==> flow/design.v <==
module CLBP
#(
    parameter INT_WIDTH     = 9,
    parameter FRAC_WIDTH    = 16
)
(
    input                                       clk,
    input                                       rst,
    input                                       enable,
    output reg  [11:0]                          gray_addr,
    output reg                                  gray_OE,
    input       [7:0]                           gray_data,
    output reg  [11:0]                          lbp_addr,
    output reg                                  lbp_WEN,
    output reg  [7:0]                           lbp_data,
    output reg  [(INT_WIDTH+FRAC_WIDTH)-1:0]    theta,  
    output reg                                  theta_valid,
    input       [(INT_WIDTH+FRAC_WIDTH)-1:0]    cos_data,
    input                                       cos_valid,
    input       [(INT_WIDTH+FRAC_WIDTH)-1:0]    sin_data,
    input                                       sin_valid,
    output reg                                  finish
    );  
    parameter state_bit = 4;
    reg [state_bit-1:0] cur_state;
    reg [state_bit-1:0] next_state;
    localparam [state_bit-1:0] UNENABLE = 4'd0;
    localparam [state_bit-1:0] READY = 4'd1;
    localparam [state_bit-1:0] WAIT_AND_READ = 4'd2;
    localparam [state_bit-1:0] BILINEAR_INTERPOLATION = 4'd3;
    localparam [state_bit-1:0] WRITE = 4'd4;
    localparam [state_bit-1:0] FINISH = 4'd5;
    reg [11:0] addr;
    reg [7:0] center_value;
    reg [3:0] counter;
    reg [2:0] k;
    reg signed [(INT_WIDTH+FRAC_WIDTH)-1:0] rx;
    reg signed [(INT_WIDTH+FRAC_WIDTH)-1:0] ry;
    reg signed [(INT_WIDTH+FRAC_WIDTH)-1:0] x_1;
    reg signed [(INT_WIDTH+FRAC_WIDTH)-1:0] x_2;
    reg signed [(INT_WIDTH+FRAC_WIDTH)-1:0] y_1;
    reg signed [(INT_WIDTH+FRAC_WIDTH)-1:0] y_2;
    reg signed [(INT_WIDTH+FRAC_WIDTH)-1:0] tx;
    reg signed [(INT_WIDTH+FRAC_WIDTH)-1:0] ty;
    reg signed [((INT_WIDTH+FRAC_WIDTH)*2)-1:0] w;  
    reg signed [((INT_WIDTH+FRAC_WIDTH)*2+8)-1:0] neighbor;  
    parameter [(INT_WIDTH+FRAC_WIDTH)-1:0] PI = 25'd205887;
    parameter signed [(INT_WIDTH+FRAC_WIDTH)-1:0] ONE = 25'd65536;
    parameter signed [(INT_WIDTH+FRAC_WIDTH)-1:0] ZERO = 25'd0;
	always @(posedge clk or posedge rst) begin
        if (rst) begin
            cur_state <= UNENABLE;
            addr <= 12'd0;
            gray_addr <= 12'd0;
            gray_OE <= 1'd0;
            lbp_addr <= 12'd0;
            lbp_WEN <= 1'd0;
            lbp_data <= 8'd0;
			theta_valid<= 1'd0;
            finish <= 1'd0;
        end
        else begin
            cur_state <= next_state;
            case (cur_state)
                UNENABLE: begin
                    addr <= 12'd0;
                    gray_addr <= 12'd0;
                    gray_OE <= 1'd0;
                    lbp_addr <= 12'd0;
                    lbp_WEN <= 1'd0;
                    lbp_data <= 8'd0;
                    theta_valid<= 1'd0;
                    finish <= 1'd0;
                end
                READY: begin
                    center_value <= 8'd0;  
                    gray_addr <= addr;
                    gray_OE <= 1'd1;
                    theta <= 25'd0;
                    theta_valid <= 1'd0;
                    lbp_addr <= 12'd0;
                    lbp_WEN <= 1'd0;
                    lbp_data <= 8'd0;
                    counter <= 4'd0;
                    k <= 3'd0;
                end
                WAIT_AND_READ: begin
                    if (counter == 4'd1) begin 
                        counter <= 4'd0;  
						center_value <= gray_data;
                    end
                    else
                        counter <= 4'd1;  
                end
                BILINEAR_INTERPOLATION: begin
                    if (counter == 4'd11)
                        counter <= 4'd0;
                    else
                        counter <= counter + 4'd1;
                    case (counter)
                        4'd0: begin
                            theta_valid <= 1'd1;
                            theta <= ((PI << 1) * k) >>> 3;
                            neighbor <= 58'd0;
                        end
                        4'd2: begin
                            if (cos_data == 25'd65535) 
                                rx <= ONE;
                            else if (cos_data == -25'd65535) 
                                rx <= -ONE;
                            else 
                                rx <= cos_data;
                            if (sin_data == 25'd65535) 
                                ry <= ONE;
                            else if (sin_data == -25'd65535)
                                ry <= -ONE;
                            else 
                                ry <= sin_data;
                        end
                        4'd3: begin
                            rx <= rx * 3'd3;  
                            ry <= -(ry * 3'd3);  
                        end
                        4'd4: begin
                            x_1 <= {rx[24:16], 16'd0};
                            x_2 <= (rx[15:0]) ? {rx[24:16] + 9'd1, 16'd0} : rx;
                            y_1 <= {ry[24:16], 16'd0};
                            y_2 <= (ry[15:0]) ? {ry[24:16] + 9'd1, 16'd0} : ry;
                        end
                        4'd5: begin
                            if (x_1[24] == 1'd0 && y_1[24] == 1'd0) begin
                                gray_addr <= addr + {y_1[21:16], x_1[21:16]};
                            end
                            else if (x_1[24] == 1'd1 && y_1[24] == 1'd0) begin
                                gray_addr <= addr + {y_1[21:16], 6'd0} - {4'd0, (~x_1[23:16]+8'd1)};
                            end
                            else if (x_1[24] == 1'd0 && y_1[24] == 1'd1) begin
                                gray_addr <= addr - {(~y_1[23:16]+8'd1) << 6} + {6'd0, x_1[21:16]};
                            end
                            else begin
                                gray_addr <= addr - {(~y_1[23:16]+8'd1) << 6} - {4'd0, (~x_1[23:16]+8'd1)};
                            end
                            tx <= rx - x_1;
                            ty <= ry - y_1;
                        end
                        4'd6: begin
                            if (x_1[24] == 1'd0 && y_2[24] == 1'd0) begin
                                gray_addr <= addr + {y_2[21:16], x_1[21:16]};
                            end
                            else if (x_1[24] == 1'd1 && y_2[24] == 1'd0) begin
                                gray_addr <= addr + {y_2[21:16], 6'd0} - {4'd0, (~x_1[23:16]+8'd1)};
                            end
                            else if (x_1[24] == 1'd0 && y_2[24] == 1'd1) begin
                                gray_addr <= addr - {(~y_2[23:16]+8'd1) << 6} + {6'd0, x_1[21:16]};
                            end
                            else begin
                                gray_addr <= addr - {(~y_2[23:16]+8'd1) << 6} - {4'd0, (~x_1[23:16]+8'd1)};
                            end
                            w <= {25'd0, (ONE - tx)} * {25'd0, (ONE - ty)};
                        end
                        4'd7: begin
                            if (x_2[24] == 1'd0 && y_1[24] == 1'd0) begin
                                gray_addr <= addr + {y_1[21:16], x_2[21:16]};
                            end
                            else if (x_2[24] == 1'd1 && y_1[24] == 1'd0) begin
                                gray_addr <= addr + {y_1[21:16], 6'd0} - {4'd0, (~x_2[23:16]+8'd1)};
                            end
                            else if (x_2[24] == 1'd0 && y_1[24] == 1'd1) begin
                                gray_addr <= addr - {(~y_1[23:16]+8'd1) << 6} + {6'd0, x_2[21:16]};
                            end
                            else begin
                                gray_addr <= addr - {(~y_1[23:16]+8'd1) << 6} - {4'd0, (~x_2[23:16]+8'd1)};
                            end
                            neighbor <= neighbor + gray_data * w[40:16];
                            w <= {25'd0, tx} * {25'd0, (ONE - ty)};
                        end
                        4'd8: begin
                            if (x_2[24] == 1'd0 && y_2[24] == 1'd0) begin
                                gray_addr <= addr + {y_2[21:16], x_2[21:16]};
                            end
                            else if (x_2[24] == 1'd1 && y_2[24] == 1'd0) begin
                                gray_addr <= addr + {y_2[21:16], 6'd0} - {4'd0, (~x_2[23:16]+8'd1)};
                            end
                            else if (x_2[24] == 1'd0 && y_2[24] == 1'd1) begin
                                gray_addr <= addr - {(~y_2[23:16]+8'd1) << 6} + {6'd0, x_2[21:16]};
                            end
                            else begin
                                gray_addr <= addr - {(~y_2[23:16]+8'd1) << 6} - {4'd0, (~x_2[23:16]+8'd1)};
                            end
                            neighbor <= neighbor + gray_data * w[40:16];
                            w <= {25'd0, (ONE - tx)} * {25'd0, ty};
                        end
                        4'd9: begin
                            neighbor <= neighbor + gray_data * w[40:16];
                            w <= {25'd0, tx} * {25'd0, ty};
                        end
                        4'd10: begin
                            neighbor <= neighbor + gray_data * w[40:16]; 
                        end
                        4'd11: begin
                            if (neighbor[15]) begin
                                if ((neighbor[23:16]+8'd1) >= center_value)
                                    lbp_data[k] <= 1'd1;
                            end
                            else begin
                                if (neighbor[23:16] >= center_value)
                                    lbp_data[k] <= 1'd1;
                            end
                            if (k < 3'd7) begin
                                k <= k + 3'd1;
                            end
						end
						default: begin
						end
                    endcase
                end
                WRITE: begin
                    if (k == 3'd0) begin
                        lbp_WEN <= 1'd1;
                        lbp_data <= 8'd0;
                        lbp_addr <= addr;
                    end
                    else begin
                        lbp_WEN <= 1'd1;
                        lbp_addr <= addr;
                    end
                    addr <= addr + 12'd1;
                end
                FINISH: begin
                    finish <= 1'd1;
                end
            endcase
        end
    end
    always @(*) begin
        case (cur_state)
            UNENABLE: begin
                if (enable) 
                    next_state = READY;
                else
                    next_state = UNENABLE;
            end
            READY: begin
                if (addr[11:6] == 6'd0  || addr[11:6] == 6'd1  || addr[11:6] == 6'd2 ||
                        addr[5:0] == 6'd0   || addr[5:0] == 6'd1   || addr[5:0] == 6'd2  || 
                        addr[5:0] == 6'd61  || addr[5:0] == 6'd62  || addr[5:0] == 6'd63 || 
                        addr[11:6] == 6'd61 || addr[11:6] == 6'd62 || addr[11:6] == 6'd63) begin
                    next_state = WRITE;
                end
                else begin
                    next_state = WAIT_AND_READ;
                end
            end
            WAIT_AND_READ: begin
                if (counter == 4'd1)
                    next_state = BILINEAR_INTERPOLATION;
                else
                    next_state = WAIT_AND_READ;
            end
            BILINEAR_INTERPOLATION: begin
                if (k == 3'd7 && counter == 4'd11)
                    next_state = WRITE;
                else
                    next_state = BILINEAR_INTERPOLATION;
            end
            WRITE: begin
                if (addr == 12'd4095) begin
                    next_state = FINISH;
                end 
                else begin
                    next_state = READY;
                end
            end
            FINISH: begin
                next_state = UNENABLE;
            end
            default: begin
                next_state = UNENABLE;
            end
        endcase
    end
endmodule
module HCU(
    input               clk,
    input               rst,
    input               mode,
    input               enable,
    input   [3:0]       gridX,
    input   [3:0]       gridY,
    output  reg         lbp_ren,
    output  reg [11:0]  lbp_addr,
    input       [7:0]   lbp_rdata,
    output  reg         hist_wen_train,
    output  reg [7:0]   hist_wdata_train,
    output  reg [20:0]  hist_addr_train, 
    output  reg         hist_ren_train,
    input   [7:0]       hist_rdata_train,
    output  reg         hist_wen_predict,
    output  reg [7:0]   hist_wdata_predict,
    output  reg [13:0]  hist_addr_predict,
    output  reg         hist_ren_predict,
    input   [7:0]       hist_rdata_predict,
    output  reg         done
    );
	parameter state_bit = 4;
    reg [state_bit-1:0] cur_state;
    reg [state_bit-1:0] next_state;
    localparam [state_bit-1:0] UNENABLE = 4'd0;
    localparam [state_bit-1:0] INITIAL_HIST = 4'd1;
    localparam [state_bit-1:0] INITIAL_HIST_ADDR = 4'd2;
    localparam [state_bit-1:0] INITIAL_HIST_END = 4'd3;
    localparam [state_bit-1:0] SEND_LBP_ADDR = 4'd4;
    localparam [state_bit-1:0] WAIT_LBP_DATA = 4'd5;
    localparam [state_bit-1:0] SEND_HIST_ADDR = 4'd6;
    localparam [state_bit-1:0] WAIT_HIST_DATA = 4'd7;
    localparam [state_bit-1:0] WRITE_HIST_DATA = 4'd8;
    localparam [state_bit-1:0] NEXT_ADDR = 4'd9;
    reg [11:0] lbp_addr_counter; 
    reg [20:0] hist_addr_counter; 
    always @(posedge clk or posedge rst) begin
        if (rst) begin
            cur_state <= UNENABLE;
            lbp_ren <= 1'd0;
            lbp_addr <= 12'd0;
            hist_wen_train <= 1'd0;
            hist_wdata_train <= 8'd0;
            hist_addr_train <= 21'd0;
            hist_ren_train <= 1'd0;
            hist_wen_predict <= 1'd0;
            hist_wdata_predict <= 8'd0;
            hist_addr_predict <= 14'd0;
            hist_ren_predict <= 1'd0;
            lbp_addr_counter <= 12'd0;
            hist_addr_counter <= 21'd0;
			done <= 1'd0;
        end
        else begin
            cur_state <= next_state;
            case (cur_state)
                UNENABLE: begin
                    lbp_ren <= 1'd0;
                    lbp_addr <= 12'd0;
                    done <= 1'd0;
                    if (mode) begin
                        hist_addr_counter <= 21'd0;
                        hist_addr_predict <= hist_addr_counter;
                    end
                    else begin
                        hist_addr_train <= hist_addr_counter;
                    end
                end
                INITIAL_HIST: begin
                    if (mode) begin
                        hist_wen_predict <= 1'd1;
                        hist_wdata_predict <= 8'd0;
                    end
                    else begin
                        hist_wen_train <= 1'd1;
                        hist_wdata_train <= 8'd0;
                    end
                end
                INITIAL_HIST_ADDR: begin
                    if (mode) begin
                        hist_addr_predict <= hist_addr_predict + 14'd1;
                    end
                    else begin
                        hist_addr_train <= hist_addr_train + 21'd1;
                    end
                end
                INITIAL_HIST_END: begin
                    if (mode) begin
                        hist_wen_predict <= 1'd0;
                    end
                    else begin
                        hist_wen_train <= 1'd0;
                    end
                end
                SEND_LBP_ADDR: begin
                    lbp_ren <= 1'd1;
                end
                SEND_HIST_ADDR: begin
                    lbp_ren <= 1'd0;
                    if (mode) begin
                        hist_addr_predict <= hist_addr_counter[13:0] + {6'd0, lbp_rdata}; 
                    end
                    else begin
                        hist_addr_train <= hist_addr_counter + {13'd0, lbp_rdata}; 
                    end
                end
                WAIT_HIST_DATA: begin
                    if (mode) begin
                        hist_ren_predict <= 1'd1;
                    end
                    else begin
                        hist_ren_train <= 1'd1;
                    end
                end
                WRITE_HIST_DATA: begin
                    if (mode) begin
                        hist_ren_predict <= 1'd0;
                        hist_wen_predict <= 1'd1;
                        hist_wdata_predict <= hist_rdata_predict + 8'd1;
                    end
                    else begin
                        hist_ren_train <= 1'd0;
                        hist_wen_train <= 1'd1;
                        hist_wdata_train <= hist_rdata_train + 8'd1;
                    end
                end
                NEXT_ADDR: begin
                    if (mode) begin
                        hist_wen_predict <= 1'd0; 
                    end
                    else begin
                        hist_wen_train <= 1'd0; 
                    end
                    if (lbp_addr == 12'd4095) begin 
                        lbp_addr <= lbp_addr + 12'd1;
                        lbp_addr_counter <= lbp_addr + 12'd1;
                        hist_addr_counter <= hist_addr_counter + 21'd256; 
                        done <= 1'd1;
                    end
                    else if (lbp_addr[8:0] == 9'd511) begin 
                        lbp_addr <= lbp_addr + 12'd1;
                        lbp_addr_counter <= lbp_addr + 12'd1;
                        hist_addr_counter <= hist_addr_counter + 21'd256; 
                    end
                    else if (lbp_addr[8:0] == lbp_addr_counter[8:0] + 9'd455) begin 
                        lbp_addr <= lbp_addr_counter + 12'd8;
                        lbp_addr_counter <= lbp_addr_counter + 12'd8;
                        hist_addr_counter <= hist_addr_counter + 21'd256; 
                    end
                    else if (lbp_addr[2:0] == lbp_addr_counter[2:0] + 3'd7) begin 
                        lbp_addr <= lbp_addr + 12'd57;
                    end
                    else begin 
                        lbp_addr <= lbp_addr + 12'd1;
                    end
                end
                default: ;
            endcase
        end
    end
    always @(*) begin
        case (cur_state)
            UNENABLE: begin
                if (enable) 
                    next_state = INITIAL_HIST;
                else
                    next_state = UNENABLE;
            end
            INITIAL_HIST: begin
                if (mode) begin
                    if (hist_addr_predict == 14'd16383) begin
                        next_state = INITIAL_HIST_END;
                    end
                    else begin
                        next_state = INITIAL_HIST_ADDR;
                    end
                end
                else begin
                    if (hist_addr_train == hist_addr_counter + 21'd16383) begin
                        next_state = INITIAL_HIST_END;
                    end
                    else begin
                        next_state = INITIAL_HIST_ADDR;
                    end
                end
            end
            INITIAL_HIST_ADDR: begin
                next_state = INITIAL_HIST;
            end
            INITIAL_HIST_END: begin
                next_state = SEND_LBP_ADDR;
            end
            SEND_LBP_ADDR: begin
                next_state = SEND_HIST_ADDR;
            end
            SEND_HIST_ADDR: begin
                next_state = WAIT_HIST_DATA;
            end
            WAIT_HIST_DATA: begin
                next_state = WRITE_HIST_DATA;
            end
            WRITE_HIST_DATA: begin
                next_state = NEXT_ADDR;
            end
            NEXT_ADDR: begin
                if (lbp_addr == 12'd4095) begin 
                    next_state = UNENABLE;
                end
                else begin
                    next_state = SEND_LBP_ADDR;
                end
            end
            default: begin
                next_state = UNENABLE;
            end
        endcase
    end
endmodule
module DCU(
    input               clk,
    input               rst,
    input               enable,
    input   [20:0]      hist_addr_offset,
    output  reg [20:0]  hist_addr_train,
    output  reg         hist_ren_train,
    input   [7:0]       hist_rdata_train, 
    output  reg [13:0]  hist_addr_predict,
    output  reg         hist_ren_predict,
    input   [7:0]       hist_rdata_predict, 
    output  reg [17:0]  distance, 
    output  reg         valid
);
    parameter state_bit = 3;
    reg [state_bit-1:0] cur_state;
    reg [state_bit-1:0] next_state;
    localparam [state_bit-1:0] UNENABLE = 3'd0;
    localparam [state_bit-1:0] INITIAL_HIST_ADDR = 3'd1;
    localparam [state_bit-1:0] WAIT_HIST_DATA = 3'd2;
    localparam [state_bit-1:0] CAL_DISTANCE = 3'd3;
    localparam [state_bit-1:0] FINISH = 3'd4;
    always @(posedge clk or posedge rst) begin
        if (rst) begin
            cur_state <= UNENABLE;
            hist_addr_train <= 21'd0;
            hist_ren_train <= 1'd0;
            hist_addr_predict <= 14'd0;
            hist_ren_predict <= 1'd0;
            distance <= 18'd0;
            valid <= 1'd0;
        end
        else begin
            cur_state <= next_state;
            case (cur_state)
                UNENABLE: begin
                    hist_addr_train <= 21'd0; 
                    hist_ren_train <= 1'd0;
                    hist_addr_predict <= 14'd0;
                    hist_ren_predict <= 1'd0;
                    distance <= 18'd0;
                    valid <= 1'd0;
                end
                INITIAL_HIST_ADDR: begin 
                    hist_addr_train <= hist_addr_offset;
                end
                WAIT_HIST_DATA: begin
                    hist_ren_train <= 1'd1;
                    hist_ren_predict <= 1'd1;
                end
                CAL_DISTANCE: begin
                    hist_addr_train <= hist_addr_train + 21'd1;
                    hist_ren_train <= 1'd0;
                    hist_addr_predict <= hist_addr_predict + 14'd1;
                    hist_ren_predict <= 1'd0;
                    distance <= distance + ((hist_rdata_predict - hist_rdata_train) * (hist_rdata_predict - hist_rdata_train));
                end
                FINISH: begin
                    valid <= 1'd1;
                end
                default: ;
            endcase
        end
    end
    always @(*) begin
        case (cur_state)
            UNENABLE: begin
                if (enable) begin
                    next_state = INITIAL_HIST_ADDR;
                end
                else begin
                    next_state = UNENABLE;
                end
            end
            INITIAL_HIST_ADDR: begin
                next_state = WAIT_HIST_DATA;
            end
            WAIT_HIST_DATA: begin 
                next_state = CAL_DISTANCE;
            end
            CAL_DISTANCE: begin
                if (hist_addr_predict == 14'd16383) begin
                    next_state = FINISH;
                end
                else begin
                    next_state = WAIT_HIST_DATA;
                end
            end
            FINISH: begin
                next_state = UNENABLE;
            end
            default: begin
                next_state = UNENABLE;
            end
        endcase
    end
endmodule   
module Comparator(
    input                   clk,
    input                   rst,
    input                   enable,
    input   [7:0]           histcount,
    input                   dcu_valid,
    input   [17:0]          distance,
    input   [4:0]           id,
    output  reg             id_ren,
    output  reg [7:0]       id_counter, 
    output  reg             dcu_enable,
    output  reg [4:0]       label,
    output  reg [17:0]      minDistance,
    output  reg [20:0]      hist_addr_offset,
    output  reg             done
);
    parameter state_bit = 3;
    reg [state_bit-1:0] cur_state;
    reg [state_bit-1:0] next_state;
    localparam [state_bit-1:0] UNENABLE = 3'd0;
    localparam [state_bit-1:0] DCU_ENABLE = 3'd1;
    localparam [state_bit-1:0] DCU_PROC = 3'd2;
    always @(posedge clk or posedge rst) begin
        if (rst) begin
            cur_state <= UNENABLE;
            id_ren <= 1'd0;
            id_counter <= 8'd0;
            label <= 5'd0;
            minDistance <= 18'd0;
            hist_addr_offset <= 21'd0;
            done <= 1'd0;
        end
        else begin
            cur_state <= next_state;
            case (cur_state)
                UNENABLE: begin
                    id_ren <= 1'd0;
                    id_counter <= 8'd0;
                    minDistance <= 18'd262143; 
                    hist_addr_offset <= 21'd0;
                    done <= 1'd0;
                end
                DCU_ENABLE: begin
                    hist_addr_offset <= {id_counter[6:0], 14'd0}; 
                    id_ren <= 1'd1;
                end
                DCU_PROC: begin
                    if (dcu_valid) begin
                        if (distance < minDistance) begin
                            minDistance <= distance; 
                            label <= id;
                        end
                        if (id_counter + 8'd1 == histcount) begin
                            done <= 1'd1;
                        end
                        id_ren <= 1'd0;
                        id_counter <= id_counter + 8'd1;
                    end
                end
                default: ;
            endcase
        end
    end
    always @(*) begin
        case (cur_state)
            UNENABLE: begin
                if (enable) begin
                    next_state = DCU_ENABLE;
                end
                else begin
                    next_state = UNENABLE;
                end
            end
            DCU_ENABLE: begin
                next_state = DCU_PROC;
            end
            DCU_PROC: begin
                if (dcu_valid) begin
                    if (id_counter + 8'd1 == histcount) begin
                        next_state = UNENABLE;
                    end
                    else begin
                        next_state = DCU_ENABLE;
                    end
                end
                else begin
                    next_state = DCU_PROC;
                end
            end
            default: next_state = UNENABLE;
        endcase
    end
    always @(*) begin
        case (cur_state)
            DCU_ENABLE: dcu_enable = 1'd1;
            default: dcu_enable = 1'd0;
        endcase
    end
endmodule
module Controller(
    input               clk,
    input               rst,
    input               mode,
    input               enable,
    input               valid,
    input   [4:0]       id,
    output  reg [7:0]   id_addr,
    output  reg [4:0]   id_wdata,
    output  reg         id_wen,
	output	reg			lbp_enable,
	input   			lbp_finish,
	output  reg			ram_clbp,
    input   [3:0]       gridX_i,     
    input   [3:0]       gridY_i,        
    output  reg         hcu_enable,
    output  reg [3:0]   gridX_o,
    output  reg [3:0]   gridY_o,  
    input               hcu_finish,      
    input               comparator_finish,
    output  reg         comparator_enable,
    output  reg         ram_comp
);
    parameter state_bit = 3;
    reg [state_bit-1:0] cur_state;
    reg [state_bit-1:0] next_state;
    localparam [state_bit-1:0] UNENABLE = 3'd0;
    localparam [state_bit-1:0] CLBP_ENABLE = 3'd1;
    localparam [state_bit-1:0] CLBP_PROC = 3'd2;
    localparam [state_bit-1:0] HCU_TRAIN_ENABLE = 3'd3;
    localparam [state_bit-1:0] HCU_TRAIN_PROC = 3'd4;
    localparam [state_bit-1:0] WAIT_ID_VALID = 3'd5;
    localparam [state_bit-1:0] COMPARATOR_ENABLE = 3'd6;
    localparam [state_bit-1:0] COMPARATOR_PROC = 3'd7;
    always @(posedge clk or posedge rst) begin
        if (rst) begin
            cur_state <= UNENABLE;
            gridX_o <= 4'd0; 
            gridY_o <= 4'd0; 
            id_addr <= 8'd0;
            id_wdata <= 5'd0;
            id_wen <= 1'd0;
        end
        else begin
            cur_state <= next_state;
            case (cur_state)
                UNENABLE: begin
                    gridX_o <= 4'd8; 
                    gridY_o <= 4'd8; 
                    id_wdata <= id; 
                end
                CLBP_ENABLE: begin
                    if (mode == 1'd0) begin
                        id_wen <= 1'd1;
                    end
                end
                CLBP_PROC: begin
                    if (mode == 1'd0) begin
                        id_wen <= 1'd0;
                    end
                end
                HCU_TRAIN_ENABLE: begin
                    if (mode == 1'd0) begin
                        id_addr <= id_addr + 8'd1;
                    end
                end
                HCU_TRAIN_PROC: begin
                end
                WAIT_ID_VALID: begin
                    id_wdata <= id; 
                end
                COMPARATOR_ENABLE: begin
                end
                COMPARATOR_PROC: begin
                end
                default: ;
            endcase
        end
    end
    always @(*) begin
        case (cur_state)
            UNENABLE: begin
                if (enable) begin
                    next_state = CLBP_ENABLE;
                end
                else begin
                    next_state = UNENABLE;
                end
            end
            CLBP_ENABLE: begin
				next_state = CLBP_PROC;
            end
            CLBP_PROC: begin
                if (lbp_finish) begin
                    next_state = HCU_TRAIN_ENABLE;
                end
                else begin
                    next_state = CLBP_PROC;
                end
            end
            HCU_TRAIN_ENABLE: begin
                next_state = HCU_TRAIN_PROC;
            end
            HCU_TRAIN_PROC: begin
                if (hcu_finish) begin
                    next_state = WAIT_ID_VALID;
                end
                else begin
                    next_state = HCU_TRAIN_PROC;
                end
            end
            WAIT_ID_VALID: begin
                if (mode) begin
                    next_state = COMPARATOR_ENABLE;
                end
                else begin
                    next_state = CLBP_ENABLE;
                end
            end
            COMPARATOR_ENABLE: begin
                next_state = COMPARATOR_PROC;
            end
            COMPARATOR_PROC: begin
                if (comparator_finish) begin
                    next_state = CLBP_ENABLE;
                end
                else begin
                    next_state = COMPARATOR_PROC;
                end
            end
            default: next_state = UNENABLE;
        endcase
    end
    always @(*) begin
        case (cur_state)
            CLBP_ENABLE: begin
                lbp_enable = 1'd1;
            end
            default: begin
                lbp_enable = 1'd0;
            end
        endcase
    end
    always @(*) begin
        case (cur_state)
            HCU_TRAIN_ENABLE, HCU_TRAIN_PROC: ram_clbp = 1'd1;
            default: ram_clbp = 1'd0;
        endcase
    end
    always @(*) begin
        case (cur_state)
            HCU_TRAIN_ENABLE: hcu_enable = 1'd1;
            default: hcu_enable = 1'd0;
        endcase
    end
    always @(*) begin
        case (cur_state)
            COMPARATOR_ENABLE: comparator_enable = 1'd1;
            default: comparator_enable = 1'd0;
        endcase
    end
    always @(*) begin
        case (cur_state)
            COMPARATOR_ENABLE, COMPARATOR_PROC: ram_comp = 1'd1;
            default: ram_comp = 1'd0;
        endcase
    end
endmodule
module top(
    input           clk,
    input           rst,
    input           enable,
    input           mode,
    input           valid, 
    input   [4:0]   id,
    input   [3:0]   gridX,
    input   [3:0]   gridY,
	output 	[11:0]	gray_addr,
	output			gray_ren,
	input	[7:0]	gray_rdata,
    output  [11:0]  lbp_addr,
    output          lbp_wen,
	output			lbp_ren,
    input   [7:0]   lbp_rdata,
	output	[7:0] 	lbp_wdata,
	output	[24:0]	theta,
	output			theta_valid,
	input	[24:0]	cos_data,
	input			cos_valid,
	input	[24:0]	sin_data,
	input			sin_valid,
	output			lbp_finish,
    output  [7:0]   id_addr,
    output  [4:0]   id_wdata,
    output          id_wen,
    output          id_ren,
    input   [4:0]   id_rdata,
    output  [20:0]  hist_addr_train,
    output  [7:0]   hist_wdata_train,
    output          hist_wen_train,
    output          hist_ren_train,
    input   [7:0]   hist_rdata_train,
    output  [13:0]  hist_addr_predict,
    output  [7:0]   hist_wdata_predict,
    output          hist_wen_predict,
    output          hist_ren_predict,
    input   [7:0]   hist_rdata_predict,  
    output          hcu_finish,
    output          done,
    output  [4:0]   label,
    output  [17:0]  minDistance
);
    wire clbp_enable;
    wire [11:0] clbp_lbp_addr;
    wire clbp_lbp_wen;
    wire [7:0] clbp_lbp_wdata;
    wire hcu_enable;
    wire hcu_lbp_ren;
    wire [11:0] hcu_lbp_addr;
    wire [20:0] hcu_hist_addr_train;
    wire hcu_hist_ren_train;
    wire [13:0] hcu_hist_addr_predict;
    wire hcu_hist_ren_predict;
    wire [3:0] gridX_o;
    wire [3:0] gridY_o;
    wire dcu_enable;
    wire [20:0] dcu_hist_addr_train;
    wire dcu_hist_ren_train;
    wire [13:0] dcu_hist_addr_predict;
    wire dcu_hist_ren_predict;
    wire comparator_finish;
    wire comparator_enable;
    wire ram_comp;
    wire ram_clbp;
    wire [7:0] controller_id_addr;
    wire [7:0] comparator_id_addr;
    wire [20:0] hist_addr_offset;
    wire [17:0] distance;
    wire dcu_valid;
    CLBP M1(.clk(clk), .rst(rst), .enable(clbp_enable), 
            .gray_addr(gray_addr), .gray_OE(gray_ren), .gray_data(gray_rdata),
            .lbp_addr(clbp_lbp_addr), .lbp_WEN(clbp_lbp_wen), .lbp_data(clbp_lbp_wdata), 
            .theta(theta), .theta_valid(theta_valid),
            .cos_data(cos_data), .cos_valid(cos_valid), .sin_data(sin_data), .sin_valid(sin_valid),
            .finish(lbp_finish));
    HCU M2(.clk(clk), .rst(rst), .mode(mode), .enable(hcu_enable), .gridX(gridX_o), .gridY(gridY_o), 
           .lbp_ren(hcu_lbp_ren), .lbp_addr(hcu_lbp_addr), .lbp_rdata(lbp_rdata), 
           .hist_wen_train(hist_wen_train), .hist_wdata_train(hist_wdata_train), .hist_addr_train(hcu_hist_addr_train), .hist_ren_train(hcu_hist_ren_train), .hist_rdata_train(hist_rdata_train),
           .hist_wen_predict(hist_wen_predict), .hist_wdata_predict(hist_wdata_predict), .hist_addr_predict(hcu_hist_addr_predict), .hist_ren_predict(hcu_hist_ren_predict), .hist_rdata_predict(hist_rdata_predict),
           .done(hcu_finish));
    Controller M3(.clk(clk), .rst(rst), .mode(mode), .enable(enable), .valid(valid),
                  .id(id), .id_addr(controller_id_addr), .id_wdata(id_wdata), .id_wen(id_wen),
                  .lbp_enable(clbp_enable), .lbp_finish(lbp_finish), .ram_clbp(ram_clbp),
                  .gridX_i(gridX), .gridY_i(gridY), .hcu_enable(hcu_enable), .gridX_o(gridX_o), .gridY_o(gridY_o), .hcu_finish(hcu_finish),      
                  .comparator_finish(done), .comparator_enable(comparator_enable), .ram_comp(ram_comp));
    DCU M4(.clk(clk), .rst(rst), .enable(dcu_enable), .hist_addr_offset(hist_addr_offset),
           .hist_addr_train(dcu_hist_addr_train), .hist_ren_train(dcu_hist_ren_train), .hist_rdata_train(hist_rdata_train),
           .hist_addr_predict(dcu_hist_addr_predict), .hist_ren_predict(dcu_hist_ren_predict), .hist_rdata_predict(hist_rdata_predict), 
           .distance(distance), .valid(dcu_valid));
    Comparator M5(.clk(clk), .rst(rst), .enable(comparator_enable),
                  .histcount(controller_id_addr), .dcu_valid(dcu_valid), .distance(distance),
                  .id(id_rdata), .id_ren(id_ren), .id_counter(comparator_id_addr), 
                  .dcu_enable(dcu_enable), .label(label), .minDistance(minDistance), .hist_addr_offset(hist_addr_offset), .done(done));
    assign lbp_addr = (ram_clbp) ? hcu_lbp_addr : clbp_lbp_addr;
    assign lbp_wen = (ram_clbp) ? 1'd0 : clbp_lbp_wen;
    assign lbp_wdata = (ram_clbp) ? 8'd0 : clbp_lbp_wdata;
    assign lbp_ren = (ram_clbp) ? hcu_lbp_ren : 1'd0;
    assign hist_addr_train = (ram_comp) ? dcu_hist_addr_train : hcu_hist_addr_train;
    assign hist_ren_train = (ram_comp) ? dcu_hist_ren_train : hcu_hist_ren_train;
    assign hist_addr_predict = (ram_comp) ? dcu_hist_addr_predict : hcu_hist_addr_predict;
    assign hist_ren_predict = (ram_comp) ? dcu_hist_ren_predict : hcu_hist_ren_predict;
    assign id_addr = (ram_comp) ? comparator_id_addr : controller_id_addr;
endmodule
# ---- From RTL to reports: top
# The steps from the RTL of top to its reports follow in flow order.
# Line numbers count from 1 in the design file above.
# Operators carry their Yosys type and port widths (W data, S select, Z words).
# A cell with - has no value.
dict set report design {
  design {top}
  clk_port {clk}
  lib {sky130hd}
  lib_corner {tt_025C_1v80}
}

# ---- Elaborated design
# Source: Yosys, flattened and elaborated, memories not mapped. Widths are those after wreduce. Registers that Yosys merges into a memory's read port (data or address) are not register bits. Print and check cells do not count.
dict set report bits {
  register_bits 565
  latchBits 0
  ram_bits 0
  romBits 0
  clocked_rd_ports_x_width 0
  mem_count 0
  in_bits 107
  output_inout_bits 157
  elab_cells 473
}
dict set report classes {
  n_addsub 56
  n_mul 9
  n_div 0
  compare 4
  n_eq 92
  shift 1
  n_mux 142
  n_logic 13
  reduce_and_logical 102
}
# op count
set op_table {}
lappend op_table {{$mul A25 B25 Y41} 4}
lappend op_table {{$mul A18 B18 Y18} 1}
lappend op_table {{$mul A8 B25 Y33} 1}
lappend op_table {{$mux W12} 20}
lappend op_table {{$mux W25} 7}
lappend op_table {{$mux W21} 8}
lappend op_table {{$pmux W41 S4} 1}
lappend op_table {{$pmux W25 S2} 3}
lappend op_table {{$pmux W21 S3} 2}
lappend op_table {{$sub A12 B8 Y12} 10}
lappend op_table {{$pmux W58 S2} 1}
lappend op_table {{$mux W8} 13}
lappend op_table {{$mul A25 B2 Y25 const B} 2}
lappend op_table {{$pmux W21 S2} 2}
lappend op_table {{$add A12 B12 Y12} 6}
lappend op_table {{$pmux W18 S2} 2}
lappend op_table {{$pmux W12 S2} 3}
lappend op_table {{$pmux W8 S2} 4}
lappend op_table {{$mul A18 B3 Y21 const A} 1}
lappend op_table {{$add A58 B58 Y58} 1}
lappend op_table {{$add A8 B1 Y8 const B} 7}
lappend op_table {{$mux W14} 4}
lappend op_table {{$reduce_and A3 Y1} 18}
lappend op_table {{$sub A18 B25 Y25 const A} 2}
lappend op_table {{$eq A25 B16 Y1 const B} 2}
lappend op_table {{$sub A25 B25 Y25} 2}
lappend op_table {{$eq A25 B25 Y1 const B} 2}
lappend op_table {{$add A12 B6 Y12} 4}
# Other operator kinds: 83; their cells: 286.

# ---- Depth
# Depth = most cells in a row (Yosys ltp): at word level without a register or memory, in the mapped netlist without a sequential cell, where the memories' decode and read muxes count.
dict set report depth {
  ltp_word 14
  ABC_AREA 0
  ltp_mapped 37
  depth_no_buf 34
}

# ---- After synthesis
# Source: synth_stat.txt of the flow (Yosys; design flattened, memories mapped). It holds for the ABC_AREA given above (unset counts as 0); a run with the other value may have another netlist.
# Totals and module areas in this step are rounded.
dict set report mapped {
  stdcells 12666
  area_um2 113000
  sequential_area_um2 13400
  ff_cells 492
  n_buf 669
}
# cell_type count area_total_um2
set types {}
lappend types {sky130_fd_sc_hd__fa_1 2145 4.29E+04}
lappend types {sky130_fd_sc_hd__ha_1 907 1.13E+04}
lappend types {sky130_fd_sc_hd__inv_1 2551 9.58E+03}
lappend types {sky130_fd_sc_hd__nand2_1 2069 7.77E+03}
lappend types {sky130_fd_sc_hd__dfrtp_1 277 6.93E+03}
lappend types {sky130_fd_sc_hd__edfxtp_1 210 6.31E+03}
lappend types {sky130_fd_sc_hd__and2_1 761 4.76E+03}
lappend types {sky130_fd_sc_hd__xnor2_1 418 3.66E+03}
lappend types {sky130_fd_sc_hd__clkbuf_1 613 2.3E+03}
lappend types {sky130_fd_sc_hd__xor2_1 223 1.95E+03}
lappend types {sky130_fd_sc_hd__a21oi_1 344 1.72E+03}
lappend types {sky130_fd_sc_hd__o21ai_0 341 1.71E+03}
lappend types {sky130_fd_sc_hd__nor2_1 434 1.63E+03}
lappend types {sky130_fd_sc_hd__a21o_1 143 1073.53}
lappend types {sky130_fd_sc_hd__mux2_2 69 776.995}
lappend types {sky130_fd_sc_hd__nand3_1 132 660.634}
lappend types {sky130_fd_sc_hd__nor3_1 89 445.427}
lappend types {sky130_fd_sc_hd__and3_1 71 444.176}
# Not listed: further types 66, cells in them 869.
# The figures by module come from a second, unflattened synthesis with its own total; it is not the netlist above.
dict set report unflattened {
  hier_cells 12691
  hier_area_um2 114000
}
# Rows give one instance, submodules left out.
# mod n_inst cells mod_area_um2 mod_seq_area_um2
set modules {}
lappend modules {CLBP 1 10744 95700 7660}
lappend modules {HCU 1 846 7160 2580}
lappend modules {DCU 1 704 6300 1500}
lappend modules {Comparator 1 246 2500 1080}
lappend modules {top 1 74 958 0.0}
lappend modules {Controller 1 77 951 577}

# ---- Path before layout
# Source: OpenSTA report_checks on the synthesized netlist (no wires, ideal clock, input and output delay 20% of the period each), path of least setup slack; recovery checks are left aside. Register names are those of the netlist, which keeps one name where synthesis merged equal registers.
dict set report synth_path {
  kind {input -> register}
  from {input port rst}
  to {register M1.neighbor[0]}
  clock_period_ps 12000
  in_delay_ps 2400
  setup_ps 413
  launch_ps 2400
  arrival_ps 10054
  required_time_ps 11587
  path_slack_ps 1533
  delay_ps 8067
  path_stages 3
  n_path_buf 0
  period_less_setup_slack_ps 10467
}
# "delay_ps" is the arrival time less input delay plus setup time.
# "path_stages" counts driving pins, that of a launching flip-flop among them; a cell with two outputs on the path counts twice.
# "period_less_setup_slack_ps" is the clock period less the worst setup slack; recovery checks do not enter. This is arithmetic on one report: input and output delays are still those of the set period (20% each).
# Between the ends stands the longest chain of elaborated cells between them, by number of cells; it is not shown to be the way that was timed. Of several equally long chains one is given.
# Each line given opens the expression or statement behind the cell; cells for indexed reads and writes are added by Yosys, which also makes memories of some case tables.
# A register here has more assigning lines than the two given.
dict set report synth_between {
  path_cell_list {sky130_fd_sc_hd__inv_1 sky130_fd_sc_hd__nand2_1 sky130_fd_sc_hd__a21oi_1}
  elab_chain_len 2
  cone_cells 2
  cone_lines 0
  cone_classes {1 x logic; 1 x reduce/logical}
}
# item line_no
set synth_rtl {}
lappend synth_rtl {{start: declaration} 868} ;# input           rst,
lappend synth_rtl {{$not A1 Y1} -}
lappend synth_rtl {{$reduce_and A3 Y1} -}
lappend synth_rtl {{end: assignment} 174} ;# neighbor <= neighbor + gray_data * w[40:16];
lappend synth_rtl {{end: assignment} 190} ;# neighbor <= neighbor + gray_data * w[40:16];
lappend synth_rtl {{end: declaration} 46} ;# reg signed [((INT_WIDTH+FRAC_WIDTH)*2+8)-1:0] neighbor;

# ---- Path in the finished layout
# Path of least setup slack in the final report of run 1 (OpenROAD, finished layout, wires in). Where an end is a register, its clock arrival counts in the times.
# The report prints the path's times to 10 ps; the period is as set.
dict set report layout_path {
  kind {register -> register}
  from {register M1.ty[0]}
  to {register M1.w[39]}
  clock_period_ps 17700
  setup_ps 320
  launch_ps 800
  arrival_ps 12360
  required_time_ps 18080
  path_slack_ps 5730
  path_stages 32
  n_path_buf 2
}
# Between the ends stands the longest chain of elaborated cells between them, by number of cells; it is not shown to be the way that was timed. Of several equally long chains one is given.
# A register here has more assigning lines than the two given.
dict set report layout_between {
  path_cell_list {sky130_fd_sc_hd__edfxtp_1 sky130_fd_sc_hd__inv_1 sky130_fd_sc_hd__buf_4 sky130_fd_sc_hd__ha_1 sky130_fd_sc_hd__or4b_4 sky130_fd_sc_hd__or4b_4 sky130_fd_sc_hd__xnor2_2 sky130_fd_sc_hd__buf_4 sky130_fd_sc_hd__nand2_1 sky130_fd_sc_hd__fa_1 sky130_fd_sc_hd__inv_1 sky130_fd_sc_hd__fa_1 sky130_fd_sc_hd__ha_1 sky130_fd_sc_hd__fa_1 sky130_fd_sc_hd__fa_1 sky130_fd_sc_hd__inv_1 sky130_fd_sc_hd__fa_1 sky130_fd_sc_hd__inv_1 sky130_fd_sc_hd__fa_1 sky130_fd_sc_hd__ha_1 sky130_fd_sc_hd__inv_1 sky130_fd_sc_hd__o221ai_1 sky130_fd_sc_hd__a21oi_1 sky130_fd_sc_hd__o41ai_1 sky130_fd_sc_hd__a21oi_1 sky130_fd_sc_hd__o31ai_1 sky130_fd_sc_hd__o41a_1 sky130_fd_sc_hd__a211o_1 sky130_fd_sc_hd__a21oi_1 sky130_fd_sc_hd__xnor2_1 sky130_fd_sc_hd__a221oi_1 sky130_fd_sc_hd__a22oi_1}
  elab_chain_len 3
  cone_cells 6
  cone_classes {1 x add/sub; 4 x mul; 1 x mux}
}
# item line_no
set layout_rtl {}
lappend layout_rtl {{start: declaration} 44} ;# reg signed [(INT_WIDTH+FRAC_WIDTH)-1:0] ty;
lappend layout_rtl {{start: assignment} 144} ;# ty <= ry - y_1;
lappend layout_rtl {{$sub A18 B25 Y25} 175} ;# w <= {25'd0, tx} * {25'd0, (ONE - ty)};
lappend layout_rtl {{$mul A25 B25 Y41} 175}
lappend layout_rtl {{$pmux W41 S4} 100} ;# case (counter)
lappend layout_rtl {{end: assignment} 159} ;# w <= {25'd0, (ONE - tx)} * {25'd0, (ONE - ty)};
lappend layout_rtl {{end: assignment} 175}
lappend layout_rtl {{end: declaration} 45} ;# reg signed [((INT_WIDTH+FRAC_WIDTH)*2)-1:0] w;

# top through Yosys and OpenROAD on sky130hd: 5 stored runs, unordered, with their settings and measured results. The constraints put input and output delay at 20% of the set period each and load the outputs with 0.01 pF.
# "period_reached_ps" is the run's clock period less its worst setup slack. It is reckoned from that one timing run; input and output delays stay at 20% of the period that was set.
# "critical_path_time_ps" = time allowed to the worst setup path (clock period - input delay - output delay, where it has them) - its slack; a late launch clock adds to it, a late capture clock takes from it.
# By "design_power_uw" is meant OpenSTA's value without simulated activity: inputs other than the clock are taken to toggle once in ten clock periods, and the tool carries that through the logic.
# "critical_path_time_ps" is given in steps of 10 ps.
# Values from the reports are rounded here.
run="run 1" settings CELL_PAD_IN_SITES_GLOBAL_PLACEMENT=3 CTS_CLUSTER_DIAMETER=350 period_ns=17.7 CAP_MARGIN=20 CORE_MARGIN=2 CORE_UTILIZATION=40 SLEW_MARGIN=20
run="run 1" results period_reached_ps=11974 design_power_uw=7280 layout_stdcell_area_um2=122000 holdWs_ps=377 post_route_util_frac=0.436 setup_ws_ps=5730 critical_path_time_ps=11970 worstPathKind="register -> register" total_negative_slack_ps=0 post_synth_area_um2=113000 final_die_area_um2=286000
run="run 2" settings CAP_MARGIN=0 CELL_PAD_IN_SITES_DETAIL_PLACEMENT=2 CELL_PAD_IN_SITES_GLOBAL_PLACEMENT=3 CORE_ASPECT_RATIO=1.74 CORE_UTILIZATION=51 HOLD_SLACK_MARGIN=0.19 MAX_ROUTING_LAYER="met5" MIN_ROUTING_LAYER="met2" SETUP_SLACK_MARGIN=1.32 TNS_END_PERCENT=70 period_ns=11.1 CORE_MARGIN=2 SLEW_MARGIN=20
run="run 2" outcome="no final report: placement broke off with GPL-0301"
run="run 3" settings CELL_PAD_IN_SITES_DETAIL_PLACEMENT=2 CELL_PAD_IN_SITES_GLOBAL_PLACEMENT=3 MAX_ROUTING_LAYER="met5" SETUP_SLACK_MARGIN=2.23 period_ns=10.0 CAP_MARGIN=20 CORE_MARGIN=2 CORE_UTILIZATION=40 SLEW_MARGIN=20
run="run 3" results period_reached_ps=9660 design_power_uw=17400 layout_stdcell_area_um2=129000 holdWs_ps=389 post_route_util_frac=0.46 setup_ws_ps=340 critical_path_time_ps=9660 worstPathKind="register -> register" total_negative_slack_ps=0 post_synth_area_um2=113000 final_die_area_um2=286000
run="run 4" settings ABC_AREA=0 CAP_MARGIN=5 CELL_PAD_IN_SITES_DETAIL_PLACEMENT=0 CORE_ASPECT_RATIO=1.01 CORE_UTILIZATION=32 CTS_CLUSTER_DIAMETER=52 CTS_CLUSTER_SIZE=33 PLACE_DENSITY_LB_ADDON=0.09 period_ns=12.3 CORE_MARGIN=2 SLEW_MARGIN=20
run="run 4" results period_reached_ps=11068 design_power_uw=10600 layout_stdcell_area_um2=124000 holdWs_ps=384 post_route_util_frac=0.353 setup_ws_ps=1230 critical_path_time_ps=11070 worstPathKind="register -> register" total_negative_slack_ps=0 post_synth_area_um2=113000 final_die_area_um2=356000
run="run 5" settings ABC_AREA=1 CELL_PAD_IN_SITES_GLOBAL_PLACEMENT=2 CORE_ASPECT_RATIO=1.14 CTS_CLUSTER_DIAMETER=350 GPL_ROUTABILITY_DRIVEN=1 MAX_ROUTING_LAYER="met4" MIN_ROUTING_LAYER="met1" SLEW_MARGIN=10 TNS_END_PERCENT=50 period_ns=17.7 CAP_MARGIN=20 CORE_MARGIN=2 CORE_UTILIZATION=40
run="run 5" results period_reached_ps=11054 design_power_uw=6870 layout_stdcell_area_um2=126000 holdWs_ps=395 post_route_util_frac=0.434 setup_ws_ps=6650 critical_path_time_ps=11050 worstPathKind="register -> register" total_negative_slack_ps=0 post_synth_area_um2=117000 final_die_area_um2=297000
